==> flow/design.v <==
`timescale 1ns/1ns
module IF (
    input           clk,rst,sel,
    input   [31:0]  Shift_address,
    output  [31:0]  PC,
    output  [31:0]  PC_out);
    wire [31:0] PC1;
    assign PC_out = PC + 32'd1;
    mux2_1 mux (PC_out, Shift_address,sel,PC1);
    D_32 d1(PC1,PC,clk,rst);
endmodule
module IF_ID (
    input   [31:0]  in1,in2,
    input           clk,rst,flush,
    output  [31:0]  out1,out2);
    reg [31:0] instr;
    D_32 d1(in1,out1,clk,rst);
    always @ (posedge clk or posedge rst)
    begin
    if(rst==1)
    instr<=32'hFC000000;
    else if(flush)
    instr<=32'hFC000000;
    else
    instr<=in2;
    end
    assign out2 = instr;
endmodule
module ID (
    input       [31:0]  in1,WriteData,
    input               clk,rst,RegWrite,
    input       [4:0]   Destination,
    output      [31:0]  Data1,Data2,
    output      [31:0]  extend,
    output      [4:0]   Rd,Rs,Rt);
    assign extend = {{16{in1[15]}}, in1[15:0]};
    assign Rd = in1[15:11];
    assign Rs = in1[25:21];
    assign Rt = in1[20:16];
    RegFile File (clk,rst,RegWrite,in1[25:21],in1[20:16],Destination,WriteData,Data1,Data2);
endmodule
module control( Instruction, WB,MEM,EX);
    input [31:0] Instruction;
    output       MEM,WB;
    output [3:0] EX;
    reg     [1:0]   ALUOp;
    reg             ALUSrc,Branch,RegWrite,RegDst;
    always @(*) begin
        case(Instruction[31:26])
            6'b000000: begin
                ALUOp = 2'b10;
                ALUSrc = 0;
                Branch = 0;
                RegWrite = 1;
                RegDst = 1;
            end
            6'b000100: begin
                ALUOp = 2'b01;
                ALUSrc = 0;
                Branch = 1;
                RegWrite = 0;
                RegDst = 0;
            end
            6'b001000: begin
                ALUOp = 2'b00;
                ALUSrc = 1;
                Branch = 0;
                RegWrite = 1;
                RegDst = 0;
            end
            default: begin
                ALUOp = 2'b00;
                ALUSrc = 0;
                Branch = 0;
                RegWrite = 0;
                RegDst = 0;
            end
        endcase
    end
    assign WB = RegWrite;
    assign MEM = Branch;
    assign EX = {RegDst,ALUOp,ALUSrc};
endmodule
module RegFile(
    input           clk,reset,RegWrite,
    input   [4:0]   ReadReg1,ReadReg2,WriteReg,
    input   [31:0]  WriteData,
    output  [31:0]  ReadData1,ReadData2);
    wire [31:0] r[31:0];
    wire [31:0] enable;
    wire [31:0] out1,out2;
    genvar i;
    decoder d(WriteReg,enable);
    generate
    for(i=0;i<32;i=i+1) begin : regs
    dff_reg f(clk,reset,RegWrite & enable[i],WriteData,r[i]);
    end
    endgenerate
    assign out1 = r[ReadReg1];
    assign out2 = r[ReadReg2];
    assign ReadData1 = (RegWrite && WriteReg == ReadReg1) ? WriteData : out1;
    assign ReadData2 = (RegWrite && WriteReg == ReadReg2) ? WriteData : out2;
endmodule
module ID_EX (
    input   [31:0]  in1, in2, in3, in4,
    input   [4:0]   in5,in6,in7,
    input   [3:0]   ex_in,
    input           clk,rst,flush,mem_in,wb_in,
    output  [4:0]   Rd,Rs,Rt,
    output  [31:0]  A,B,Address,extend,
    output          mem_out,wb_out,ALUSrc,RegDst,
    output  [1:0]   ALUOp);
    D_32 d1(in1,A,clk,rst);
    D_32 d2(in2,B,clk,rst);
    D_32 d3(in3,Address,clk,rst);
    D_32 d4(in4,extend,clk,rst);
    D_5 d5(in5,Rd,clk,rst);
    D_5 d6(in6,Rs,clk,rst);
    D_5 d7(in7,Rt,clk,rst);
    d_ff     ff1     (.clk(clk),.rst(rst),.d(wb_in & ~flush),.q(wb_out));
    d_ff     ff3     (.clk(clk),.rst(rst),.d(mem_in & ~flush),.q(mem_out));
    d_ff     ff6     (.clk(clk),.rst(rst),.d(ex_in[0]),.q(ALUSrc));
    d_ff     ff8     (.clk(clk),.rst(rst),.d(ex_in[1]),.q(ALUOp[0]));
    d_ff     ff9     (.clk(clk),.rst(rst),.d(ex_in[2]),.q(ALUOp[1]));
    d_ff     ff10    (.clk(clk),.rst(rst),.d(ex_in[3]),.q(RegDst));
endmodule
module EX(
    input   [31:0]  pc,extended,reg1,reg2,data,wbdata,
    input           ALUSrc,RegDst,
    input   [1:0]   ALUOp,
    input   [4:0]   Rd,Rt,
    input   [1:0]   A,B,
    output  [31:0]  pc_in,alu_result,
    output  [4:0]   dst,
    output          zero);
    wire [31:0] ALUIn1,ALUIn2,ALUIn2_temp;
    wire op0,op1,op2;
    bit32ADD pc_add      (.in1(pc),.in2(extended<<2),.out(pc_in));
    mux2_1   mux_alu     (.in1(ALUIn2_temp),.in2(extended),.sel(ALUSrc),.out(ALUIn2));
    mux3_1   mux_alu_2   (.in1(reg2),.in2(data),.in3(wbdata),.sel(B),.out(ALUIn2_temp));
    mux3_1   mux_alu_1   (.in1(reg1),.in2(data),.in3(wbdata),.sel(A),.out(ALUIn1));
    MyALU    alu         (.in1(ALUIn1),.in2(ALUIn2),.op({op0|op2,op1}),.alu_result(alu_result),.zero(zero));
    ALU_ctrl ctrl        (.func(extended[5:0]),.alu_op0(ALUOp[0]),.alu_op1(ALUOp[1]),.op({op2,op1,op0}));
    assign dst = RegDst ? Rd : Rt;
endmodule
module MyALU(
    input [31:0] in1,in2,
    input [1:0] op,
    output [31:0] alu_result,
    output zero);
    wire [31:0] and_wire, or_wire, add_wire, sub_wire;
    bit32AND  and_op    (.in1(in1),.in2(in2),.out(and_wire));
    bit32OR   or_op     (.in1(in1),.in2(in2),.out(or_wire));
    bit32ADD  add_op    (.in1(in1),.in2(in2),.out(add_wire));
    bit32SUB  sub_op    (.in1(in1),.in2(in2),.out(sub_wire));
    bit32_4to1mux mux (.in1(and_wire),.in2(add_wire),.in3(or_wire),.in4(sub_wire),.sel(op),.out(alu_result));
    assign zero = (alu_result == 32'b0);
endmodule
module ALU_ctrl (func,alu_op0,alu_op1,op);
    input alu_op0,alu_op1;
    input [5:0] func;
    output [2:0] op;
    assign op[0] = (~alu_op1 & alu_op0) | (alu_op1 & func[1]);
    assign op[1] = (~func[2]) | (~alu_op1);
    assign op[2] = (func[1] & alu_op1) | alu_op0;
endmodule
module EX_MEM(
    input   [31:0]  pc_in,alu_result_in,
    input   [4:0]   dstreg_in,
    input           zero_in,clk,rst,flush,wb_in,mem_in,
    output  [31:0]  pc_out,alu_result_out,
    output  [4:0]   dstreg_out,
    output          zero_out,mem_out,wb_out);
    D_32   pc_reg              (.in(pc_in),.clk(clk),.rst(rst),.out(pc_out));
    D_32   alu_result_reg      (.in(alu_result_in),.clk(clk),.rst(rst),.out(alu_result_out));
    D_5    dstreg_reg          (.in(dstreg_in),.clk(clk),.rst(rst),.out(dstreg_out));
    d_ff   zero_reg            (.d(zero_in),.clk(clk),.rst(rst),.q(zero_out));
    d_ff   RegWrite_reg        (.d(wb_in & ~flush),.clk(clk),.rst(rst),.q(wb_out));
    d_ff   branch_reg          (.d(mem_in & ~flush),.clk(clk),.rst(rst),.q(mem_out));
endmodule
module MEM(
    input           branch,zero,
    output          PCSrc);
    and     g1          (PCSrc,branch,zero);
endmodule
module MEM_WB(
    input   [31:0]  alu_result_in,
    input   [4:0]   dstreg_in,
    input           clk,rst,wb_in,
    output  [31:0]  alu_result_out,
    output  [4:0]   dstreg_out,
    output          RegWrite);
    D_32   alu_result  (.in(alu_result_in),.clk(clk),.rst(rst),.out(alu_result_out));
    D_5    dstreg_reg  (.in(dstreg_in),.clk(clk),.rst(rst),.out(dstreg_out));
    d_ff   wb_reg      (.d(wb_in),.clk(clk),.rst(rst),.q(RegWrite));
endmodule
module WB(
    input   [31:0]  alu_result,
    output  [31:0]  write_data);
    assign write_data = alu_result;
endmodule
module hazard(input [4:0] Rs,Rt,Rd_mem,Rd_wb,
    input wb_mem,wb_wb,
    output reg [1:0] A,B);
    always @(*) begin
        if (wb_mem && Rs == Rd_mem)     A = 2'd1;
        else if (wb_wb && Rs == Rd_wb)  A = 2'd2;
        else                            A = 2'd0;
        if (wb_mem && Rt == Rd_mem)     B = 2'd1;
        else if (wb_wb && Rt == Rd_wb)  B = 2'd2;
        else                            B = 2'd0;
    end
endmodule
module mux2_1(in1,in2,sel,out);
    input [31:0] in1,in2;
    input sel;
    output reg [31:0]out;
    always @*
    begin
    case (sel)
    1'b0: out=in1;
    1'b1: out=in2;
    endcase
    end
endmodule
module mux3_1(in1,in2,in3,sel,out);
    input [31:0] in1,in2,in3;
    input [1:0] sel;
    output reg [31:0]out;
    always @*
    begin
    case (sel)
    2'd1: out=in2;
    2'd2: out=in3;
    default: out=in1;
    endcase
    end
endmodule
module bit32_4to1mux(
    output [31:0] out,
    input [31:0] in1,in2,in3,in4,
    input [1:0] sel);
    wire [31:0] out1,out2;
    mux2_1 mux1(.out(out1),.sel(sel[0]),.in1(in1),.in2(in2));
    mux2_1 mux2(.out(out2),.sel(sel[0]),.in1(in3),.in2(in4));
    mux2_1 mux3(.out(out),.sel(sel[1]),.in1(out1),.in2(out2));
endmodule
module bit32AND (
    output [31:0] out,
    input [31:0] in1,in2);
    assign {out}=in1 & in2;
endmodule
module bit32OR (
    output [31:0] out,
    input [31:0] in1,in2);
    assign {out}=in1 | in2;
endmodule
module bit32ADD (
    output [31:0] out,
    input [31:0] in1,in2);
    assign {out}=in1 + in2;
endmodule
module bit32SUB (
    output [31:0] out,
    input [31:0] in1,in2);
    assign {out}=in1 + (~in2) + 1;
endmodule
module d_ff(
    input d,clk,rst,
    output reg q);
    always @(posedge clk or posedge rst) begin
        if(rst)
            q <= 1'b0;
        else
            q <= d;
    end
endmodule
module D_32(in,out,clk,rst);
    input[31:0] in;
    input clk,rst;
    output reg [31:0] out;
    always @ (posedge clk or posedge rst)
    begin
    if(rst==1)
    out<=0;
    else
    out<=in;
    end
endmodule
module dff_reg(clk,rst,en,D,Q);
    input [31:0] D;
    input clk,rst,en;
    output reg [31:0]Q;
    always @(posedge clk or posedge rst)
    begin
    if(rst==1)
    Q<=32'd0;
    else if(en)
    Q<=D;
    end
endmodule
module D_5(in,out,clk,rst);
    input[4:0] in;
    input clk,rst;
    output reg [4:0] out;
    always @ (posedge clk or posedge rst)
    begin
    if(rst==1)
    out<=0;
    else
    out<=in;
    end
endmodule
module decoder(in,out);
    input [4:0] in;
    output [31:0] out;
    assign out = 32'd1 << in;
endmodule
module mips_top (
    input           clk,
    input           rst,
    output  [31:0]  imem_addr,
    input   [31:0]  imem_data,
    output          wb_en,
    output  [4:0]   wb_reg,
    output  [31:0]  wb_data);
    wire            flush;
    wire            PCSrc,RegWrite,ALUSrc,RegDst,zero_EXOut,zero_MEMIn,branch;
    wire    [1:0]   ALUOp;
    wire    [3:0]   EX_ctrl;
    wire            MEM_ctrl,MEM_ctrl1;
    wire            WB_ctrl,WB_ctrl1,WB_ctrl2;
    wire    [31:0]  Shift_address,WriteData;
    wire    [31:0]  Rs_IDOut,Rt_IDOut,Rs_EXIn,Rt_EXIn;
    wire    [31:0]  extended_IDOut,extended_EXIn;
    wire    [31:0]  instr_IDIn;
    wire    [31:0]  PC_IFOut,PC_IDIn,PC_EXIn,PC_EXOut;
    wire    [31:0]  ALUResult_EXOut,ALUResult_MEMIn,ALUResult_WBIn;
    wire    [1:0]   a,b;
    wire    [4:0]   WriteReg,Rs_out,Rt_out,Rd_addr_IDOut,Rs_Addr_ID_out,Rt_Addr_ID_out,Rd_addr_EXIn,Dst_EXOut,Rd_addr_MEMIn;
    IF      fetch   (.clk(clk),.rst(rst),.sel(PCSrc),.Shift_address(Shift_address),.PC_out(PC_IFOut),.PC(imem_addr));
    IF_ID   if_id   (.clk(clk),.rst(rst),.flush(flush),.in1(PC_IFOut),.in2(imem_data),.out1(PC_IDIn),.out2(instr_IDIn));
    ID      decode  (.clk(clk),.rst(rst),.in1(instr_IDIn),.WriteData(WriteData),.RegWrite(RegWrite),
                     .Destination(WriteReg),.Data1(Rs_IDOut),.Data2(Rt_IDOut),.extend(extended_IDOut),
                     .Rd(Rd_addr_IDOut),.Rs(Rs_out),.Rt(Rt_out));
    control ctrl    (.Instruction(instr_IDIn),.EX(EX_ctrl),.MEM(MEM_ctrl),.WB(WB_ctrl));
    ID_EX   id_ex   (.clk(clk),.rst(rst),.flush(flush),.in1(Rs_IDOut),.in2(Rt_IDOut),.in3(PC_IDIn),.in4(extended_IDOut),
                     .in5(Rd_addr_IDOut),.in6(Rs_out),.in7(Rt_out),.ex_in(EX_ctrl),.mem_in(MEM_ctrl),.wb_in(WB_ctrl),
                     .Rd(Rd_addr_EXIn),.A(Rs_EXIn),.B(Rt_EXIn),.Address(PC_EXIn),.extend(extended_EXIn),
                     .wb_out(WB_ctrl1),.mem_out(MEM_ctrl1),.ALUSrc(ALUSrc),.RegDst(RegDst),.ALUOp(ALUOp),
                     .Rs(Rs_Addr_ID_out),.Rt(Rt_Addr_ID_out));
    EX      execute (.pc(PC_EXIn),.extended(extended_EXIn),.reg1(Rs_EXIn),.reg2(Rt_EXIn),.ALUSrc(ALUSrc),.RegDst(RegDst),
                     .ALUOp(ALUOp),.Rd(Rd_addr_EXIn),.Rt(Rt_Addr_ID_out),.dst(Dst_EXOut),
                     .pc_in(PC_EXOut),.alu_result(ALUResult_EXOut),.zero(zero_EXOut),
                     .data(ALUResult_MEMIn),.wbdata(WriteData),.A(a),.B(b));
    EX_MEM  ex_mem  (.clk(clk),.rst(rst),.flush(flush),.pc_in(PC_EXOut),.alu_result_in(ALUResult_EXOut),.dstreg_in(Dst_EXOut),
                     .zero_in(zero_EXOut),.wb_in(WB_ctrl1),.mem_in(MEM_ctrl1),.pc_out(Shift_address),
                     .alu_result_out(ALUResult_MEMIn),.dstreg_out(Rd_addr_MEMIn),.zero_out(zero_MEMIn),.mem_out(branch),
                     .wb_out(WB_ctrl2));
    MEM     mem     (.PCSrc(PCSrc),.branch(branch),.zero(zero_MEMIn));
    MEM_WB  mem_wb  (.clk(clk),.rst(rst),.alu_result_in(ALUResult_MEMIn),.dstreg_in(Rd_addr_MEMIn),.wb_in(WB_ctrl2),
                     .alu_result_out(ALUResult_WBIn),.dstreg_out(WriteReg),.RegWrite(RegWrite));
    WB      WriteBack (.alu_result(ALUResult_WBIn),.write_data(WriteData));
    hazard  hz      (.Rs(Rs_Addr_ID_out),.Rt(Rt_Addr_ID_out),.Rd_mem(Rd_addr_MEMIn),.Rd_wb(WriteReg),
                     .wb_mem(WB_ctrl2),.wb_wb(RegWrite),.A(a),.B(b));
    assign flush = PCSrc;
    assign wb_en   = RegWrite;
    assign wb_reg  = WriteReg;
    assign wb_data = WriteData;
endmodule
# From RTL to reports: mips_top
# What the tools print for mips_top, step after step.
# Lines are those of the file above, counted from 1.
# Library cell names are shortened.
# The mark n/a stands for no value.
[design]
top_module = "mips_top"
clock_port = "clk"
library = "sky130hd"
corner = "tt_025C_1v80"

# Word level
# Source: Yosys, flattened and elaborated. Widths are those after wreduce; folded enables and synchronous resets count as part of the registers. Registers that Yosys merges into a memory's read port (data or address) are not register bits. Print and check cells do not count. Equal cells are merged and count once.
[word_totals]
in_bits = 34
rom_bits = 0
ramBits = 0
ff_bits = 1363
elab_cells = 222
clocked_rd_ports_x_width = 0
mem_count = 0
out_inout_bits = 70
latch_bits = 0
[op_classes]
muxes = 22
multipliers = 0
n_shift = 1
addsub = 5
equal = 74
div_mod_pow = 0
compare = 0
logic = 52
reduce_logical = 11
[op_table]
columns = ["operator", "count"]
rows = [
  ["32-bit case mux with 32-bit select", 2],
  ["32-bit case mux with 2-bit select", 7],
  ["5-bit equality test with constant B", 32],
  ["32-bit adder", 3],
  ["32-bit two-way mux", 3],
  ["5-bit by 4-bit equality test with 1-bit output with constant B", 16],
  ["32-bit by 1-bit adder with 32-bit output with constant B", 2],
  ["5-bit by 3-bit equality test with 1-bit output with constant B", 8],
  ["1-bit AND", 39],
  ["1-bit by 5-bit << shifter with 32-bit output with constant A", 1],
  ["32-bit AND", 1],
  ["32-bit bitwise OR", 1],
  ["32-bit inverter", 1],
  ["32-bit zero test", 1],
  ["5-bit equality test", 6],
  ["5-bit by 2-bit equality test with 1-bit output with constant B", 4],
  ["5-bit by 1-bit equality test with 1-bit output with constant B", 2],
  ["5-bit zero test", 2],
  ["2-bit two-way mux", 4],
  ["1-bit logical AND", 6],
  ["1-bit inverter", 6],
  ["6-bit by 3-bit equality test with 1-bit output with constant B", 1],
  ["6-bit by 4-bit equality test with 1-bit output with constant B", 1],
  ["6-bit zero test", 1],
  ["5-bit two-way mux", 1],
  ["1-bit bitwise OR", 4],
  ["2-bit by 1-bit equality test with 1-bit output with constant B", 2],
  ["2-bit equality test with constant B", 2],
]
# Other operator kinds: 3; their cells: 6.

# Longest topological paths
# Depth = most cells in a row (Yosys ltp): at word level without a register or memory, in the mapped netlist without a sequential cell, where the memories' decode and read muxes count.
[depth]
depth_word = 13
ABC_AREA = 0
ltp_mapped = 25
depth_no_buf = 20

# Netlist
# Yosys stat after the flow's synthesis: flattened, memories mapped to cells. It holds for the ABC_AREA given above (unset counts as 0); a run with the other value may have another netlist.
# Totals and module areas in this step are rounded.
[by_type]
columns = ["cell_type", "count", "area_total_um2"]
rows = [
  ["dfrtp_1", 1352, 3.38E+04],
  ["mux2_2", 1061, 1.19E+04],
  ["a221oi_1", 329, 2.88E+03],
  ["a22o_1", 320, 2.8E+03],
  ["a22oi_1", 322, 2.42E+03],
  ["clkbuf_1", 448, 1.68E+03],
  ["ha_1", 126, 1.58E+03],
  ["nand4_1", 139, 869.584],
  ["nor2_1", 227, 852.067],
  ["a21oi_1", 166, 830.797],
  ["o21ai_0", 142, 710.682],
  ["mux2i_1", 70, 700.672],
  ["nand2_1", 181, 679.402],
  ["xnor2_1", 67, 586.813],
  ["o32ai_1", 64, 560.538],
  ["a211oi_1", 64, 480.461],
  ["nand3_1", 93, 465.446],
  ["inv_1", 118, 442.925],
]
# Not listed: further types 81, cells in them 519.
[synth_totals]
ff_cells = 1358
mapped_area_um2 = 68090
stdcells = 5808
seqArea_um2 = 33990
buf_cells = 543
# By module: a second synthesis without flattening, with its own total; a netlist apart from the flattened one above.
[hier_totals]
cells_unflattened = 6303
area_unflattened_um2 = 78360
# Rows give one instance, submodules left out.
[modules]
columns = ["mod", "mod_area_um2", "seq_area_um2", "n_inst", "n_cells"]
rows = [
  ["dff_reg", 1349, 800.8, 32, 69],
  ["RegFile", 14750, 0.0, 1, 2255],
  ["D_32", 804.5, 800.8, 9, 33],
  ["bit32ADD", 1499, 0.0, 2, 202],
  ["mux2_1", 544.3, 0.0, 5, 36],
  ["bit32SUB", 1848, 0.0, 1, 264],
  ["mux3_1", 636.9, 0.0, 2, 113],
  ["IF_ID", 1033, 808.3, 1, 68],
  ["IF", 684.4, 0.0, 1, 96],
  ["D_5", 128.9, 125.1, 5, 6],
  ["ID", 352.8, 0.0, 1, 47],
  ["d_ff", 28.8, 25.0, 10, 2],
  ["hazard", 250.2, 0.0, 1, 30],
  ["WB", 240.2, 0.0, 1, 32],
]
# Modules not listed: 13.

# Path before layout
# Source: OpenSTA report_checks on the synthesized netlist (no wires, ideal clock, input and output delay 20% of the period each), path of least setup slack; recovery checks are left aside. Register names are those of the netlist, which keeps one name where synthesis merged equal registers.
[synth_timing]
kind = "register to register"
startpoint = "register mem_wb.dstreg_reg.out[2]"
endpoint = "register ex_mem.zero_reg.q"
driving_pins = 25
arrival_time_ns = 5.795
required_time_ns = 7.904
setup_ns = 0.096
n_path_buf = 4
clock_period_ns = 8.0
t_first_pin_ns = 0.000
slack_ns = 2.110
delay_ns = 5.891
synth_period_reached_ns = 5.89
# "delay_ns" is the arrival time less input delay plus setup time.
# "driving_pins": output pins that drive a net of the path, with the launching flip-flop's if there is one; two outputs of one cell count as two.
# "synth_period_reached_ns" is the clock period less the worst setup slack; recovery checks do not enter. This is arithmetic on one report: input and output delays are still those of the set period (20% each).
# The rows between start and end are the longest chain of elaborated cells between them; the timing report does not say that the signal goes this way. Where chains are equally long, one stands for them.
# Each line given opens the expression or statement behind the cell; cells for indexed reads and writes are added by Yosys, which also makes memories of some case tables.
[synth_between]
path_cell_list = "dfrtp_1 -> clkbuf_1 -> clkbuf_1 -> xor2_1 -> nor4_1 -> and3_1 -> clkbuf_1 -> buf_1 -> mux2i_1 -> o21ai_0 -> inv_1 -> ha_1 -> ha_1 -> or2_1 -> a311oi_2 -> nor4b_4 -> nor2_4 -> o41ai_2 -> o211ai_1 -> a31oi_1 -> or4_1 -> or4_1 -> nor4_1 -> nand4b_1 -> nor4_2"
elab_chain_len = 13
cells_between = 25
lines_between = 11
classes_between = "add/sub: 3; eq/ne: 6; mux: 10; logic: 3; reduce/logical: 3"
[synth_rtl]
columns = ["item", "line_no", "source"]
rows = [
  ["from (decl)", 305, "output reg [4:0] out;"],
  ["from (assign)", 309, "out<=0;"],
  ["from (assign)", 311, "out<=in;"],
  ["5-bit equality test", 210, "else if (wb_wb && Rt == Rd_wb)  B = 2'd2;"],
  ["1-bit logical AND", 210, ""],
  ["2-bit two-way mux", 210, ""],
  ["2-bit two-way mux", 209, "if (wb_mem && Rt == Rd_mem)     B = 2'd1;"],
  ["2-bit equality test", 232, "case (sel)"],
  ["32-bit case mux with 2-bit select", 232, ""],
  ["32-bit case mux with 2-bit select", 220, "case (sel)"],
  ["32-bit inverter", 266, "assign {out}=in1 + (~in2) + 1;"],
  ["32-bit adder", 266, ""],
  ["32-bit by 1-bit adder with 32-bit output", 266, ""],
  ["32-bit case mux with 2-bit select x2", 220, ""],
  ["32-bit zero test", 157, "assign zero = (alu_result == 32'b0);"],
  ["to (assign)", 273, "q <= 1'b0;"],
  ["to (assign)", 275, "q <= d;"],
  ["to (decl)", 270, "output reg q);"],
]
# Some nets on the timed path still bear RTL names; the line given drives or declares the net.
[synth_named_nets]
columns = ["signal", "line_no"]
rows = [
  ["ALUResult_EXOut[12]", 220],
]

# Timing after layout
# Path of least setup slack in the final report of record 1 (OpenROAD, finished layout, wires in). Where an end is a register, its clock arrival counts in the times.
[layout_timing]
kind = "register to register"
startpoint = "register mem_wb.dstreg_reg.out[1]"
endpoint = "register ex_mem.zero_reg.q"
clock_period_ns = 5.19
driving_pins = 23
setup_ns = 0.07
t_first_pin_ns = 0.72
required_time_ns = 5.82
slack_ns = -0.31
n_path_buf = 2
arrival_time_ns = 6.13
# The rows between start and end are the longest chain of elaborated cells between them; the timing report does not say that the signal goes this way. Where chains are equally long, one stands for them.
[layout_between]
path_cell_list = "dfrtp_1 -> xor2_1 -> nor4_2 -> and3_4 -> buf_4 -> mux2i_1 -> a211oi_1 -> a21o_1 -> ha_1 -> ha_1 -> or2_1 -> a311oi_2 -> buf_4 -> nor4b_4 -> nor2_4 -> a211o_1 -> a211oi_2 -> nand4bb_1 -> or4_4 -> or4_4 -> nor4_2 -> nand4b_1 -> nor4_2"
elab_chain_len = 13
cells_between = 25
lines_between = 11
classes_between = "add/sub: 3; eq/ne: 6; mux: 10; logic: 3; reduce/logical: 3"
[layout_rtl]
columns = ["item", "line_no", "source"]
rows = [
  ["from (decl)", 305, "output reg [4:0] out;"],
  ["from (assign)", 309, "out<=0;"],
  ["from (assign)", 311, "out<=in;"],
  ["5-bit equality test", 210, "else if (wb_wb && Rt == Rd_wb)  B = 2'd2;"],
  ["1-bit logical AND", 210, ""],
  ["2-bit two-way mux", 210, ""],
  ["2-bit two-way mux", 209, "if (wb_mem && Rt == Rd_mem)     B = 2'd1;"],
  ["2-bit equality test", 232, "case (sel)"],
  ["32-bit case mux with 2-bit select", 232, ""],
  ["32-bit case mux with 2-bit select", 220, "case (sel)"],
  ["32-bit inverter", 266, "assign {out}=in1 + (~in2) + 1;"],
  ["32-bit adder", 266, ""],
  ["32-bit by 1-bit adder with 32-bit output", 266, ""],
  ["32-bit case mux with 2-bit select x2", 220, ""],
  ["32-bit zero test", 157, "assign zero = (alu_result == 32'b0);"],
  ["to (assign)", 273, "q <= 1'b0;"],
  ["to (assign)", 275, "q <= d;"],
  ["to (decl)", 270, "output reg q);"],
]

# Measured data: module mips_top, platform sky130hd, 6 stored runs of the flow under differing settings, order arbitrary. Input and output delays are each 20% of the period that was set; the output load is 0.01 pF.
# By "worst_path_allowed_less_slack_ns" is meant the share of the clock period that the worst setup path is allowed (20% is reserved at inputs, 20% at outputs), minus its slack. Clock arrival times at its registers enter into it.
# By "total_power_mw" is meant OpenSTA's value without simulated activity: inputs other than the clock are taken to toggle once in ten clock periods, and the tool carries that through the logic.
# The measured numbers are rounded.

[[run]]
name = "record 1"
[run.settings]
CELL_PAD_IN_SITES_DETAIL_PLACEMENT = 1
CELL_PAD_IN_SITES_GLOBAL_PLACEMENT = 3
CORE_ASPECT_RATIO = 0.88
CORE_UTILIZATION = 52
CTS_CLUSTER_DIAMETER = 110
CTS_CLUSTER_SIZE = 97
GPL_TIMING_DRIVEN = 1
HOLD_SLACK_MARGIN = 0.2
PLACE_DENSITY = 0.42
SETUP_SLACK_MARGIN = 0.21
SLEW_MARGIN = 30
TNS_END_PERCENT = 20
period_ns = 5.19
CAP_MARGIN = 20
CORE_MARGIN = 2
[run.results]
total_die_area_um2 = 133900
worst_path_allowed_less_slack_ns = 5.50
worstPathKind = "register to register"
finish.stdcell_area_um2 = 77530
synthesis_area_um2 = 68090
hold_worst_slack_ns = 0.340
setup_ws_ns = -0.314
total_power_mw = 18.69
setup_tns_ns = -0.314

[[run]]
name = "record 2"
[run.settings]
CELL_PAD_IN_SITES_DETAIL_PLACEMENT = 1
CELL_PAD_IN_SITES_GLOBAL_PLACEMENT = 3
CORE_ASPECT_RATIO = 0.88
CORE_UTILIZATION = 52
CTS_CLUSTER_DIAMETER = 110
CTS_CLUSTER_SIZE = 97
GPL_ROUTABILITY_DRIVEN = 0
GPL_TIMING_DRIVEN = 1
HOLD_SLACK_MARGIN = 0.2
PLACE_DENSITY = 0.42
SETUP_SLACK_MARGIN = 0.94
SLEW_MARGIN = 10
TNS_END_PERCENT = 20
period_ns = 5.19
CAP_MARGIN = 20
CORE_MARGIN = 2
[run.results]
setup_tns_ns = -0.316
setup_ws_ns = -0.316
worst_path_allowed_less_slack_ns = 5.51
worstPathKind = "register to register"
hold_worst_slack_ns = 0.290
synthesis_area_um2 = 68090
total_power_mw = 18.85
finish.stdcell_area_um2 = 77770
total_die_area_um2 = 133900

[[run]]
name = "record 3"
[run.settings]
ABC_AREA = 0
CELL_PAD_IN_SITES_GLOBAL_PLACEMENT = 3
CORE_UTILIZATION = 72
CTS_CLUSTER_SIZE = 14
HOLD_SLACK_MARGIN = 0.09
PLACE_DENSITY_LB_ADDON = 0.01
period_ns = 7.49
CAP_MARGIN = 20
CORE_MARGIN = 2
SLEW_MARGIN = 20
[run.results]
outcome = "not finished: placement ended with error FLW-0024"

[[run]]
name = "record 4"
[run.settings]
ABC_AREA = 1
CELL_PAD_IN_SITES_DETAIL_PLACEMENT = 2
CORE_MARGIN = 9
CORE_UTILIZATION = 40
HOLD_SLACK_MARGIN = 0.04
PLACE_DENSITY_LB_ADDON = 0.04
SLEW_MARGIN = 15
period_ns = 8.0
CAP_MARGIN = 20
[run.results]
synthesis_area_um2 = 69970
total_die_area_um2 = 190300
setup_tns_ns = 0.000
hold_worst_slack_ns = 0.331
finish.stdcell_area_um2 = 79880
setup_ws_ns = 1.582
total_power_mw = 16.58
worst_path_allowed_less_slack_ns = 6.42
worstPathKind = "register to register"

[[run]]
name = "record 5"
[run.settings]
ABC_AREA = 1
CELL_PAD_IN_SITES_DETAIL_PLACEMENT = 1
CELL_PAD_IN_SITES_GLOBAL_PLACEMENT = 3
CORE_ASPECT_RATIO = 1.16
CORE_UTILIZATION = 32
CTS_CLUSTER_DIAMETER = 110
CTS_CLUSTER_SIZE = 97
GPL_ROUTABILITY_DRIVEN = 0
GPL_TIMING_DRIVEN = 1
PLACE_DENSITY_LB_ADDON = 0.26
SETUP_SLACK_MARGIN = 1.21
SLEW_MARGIN = 10
TNS_END_PERCENT = 20
period_ns = 5.19
CAP_MARGIN = 20
CORE_MARGIN = 2
[run.results]
total_die_area_um2 = 222400
finish.stdcell_area_um2 = 82030
synthesis_area_um2 = 69970
total_power_mw = 20.27
setup_tns_ns = 0.000
setup_ws_ns = 0.610
worst_path_allowed_less_slack_ns = 4.58
worstPathKind = "register to register"
hold_worst_slack_ns = 0.334

[[run]]
name = "record 6"
[run.settings]
ABC_AREA = 1
CELL_PAD_IN_SITES_DETAIL_PLACEMENT = 2
CELL_PAD_IN_SITES_GLOBAL_PLACEMENT = 1
CORE_MARGIN = 9
CORE_UTILIZATION = 40
CTS_CLUSTER_DIAMETER = 176
GPL_ROUTABILITY_DRIVEN = 0
GPL_TIMING_DRIVEN = 0
HOLD_SLACK_MARGIN = 0.04
MAX_ROUTING_LAYER = "met4"
MIN_ROUTING_LAYER = "met2"
PLACE_DENSITY_LB_ADDON = 0.04
SLEW_MARGIN = 15
period_ns = 8.0
CAP_MARGIN = 20
[run.results]
outcome = "not finished: routing ended with error GRT-0116"
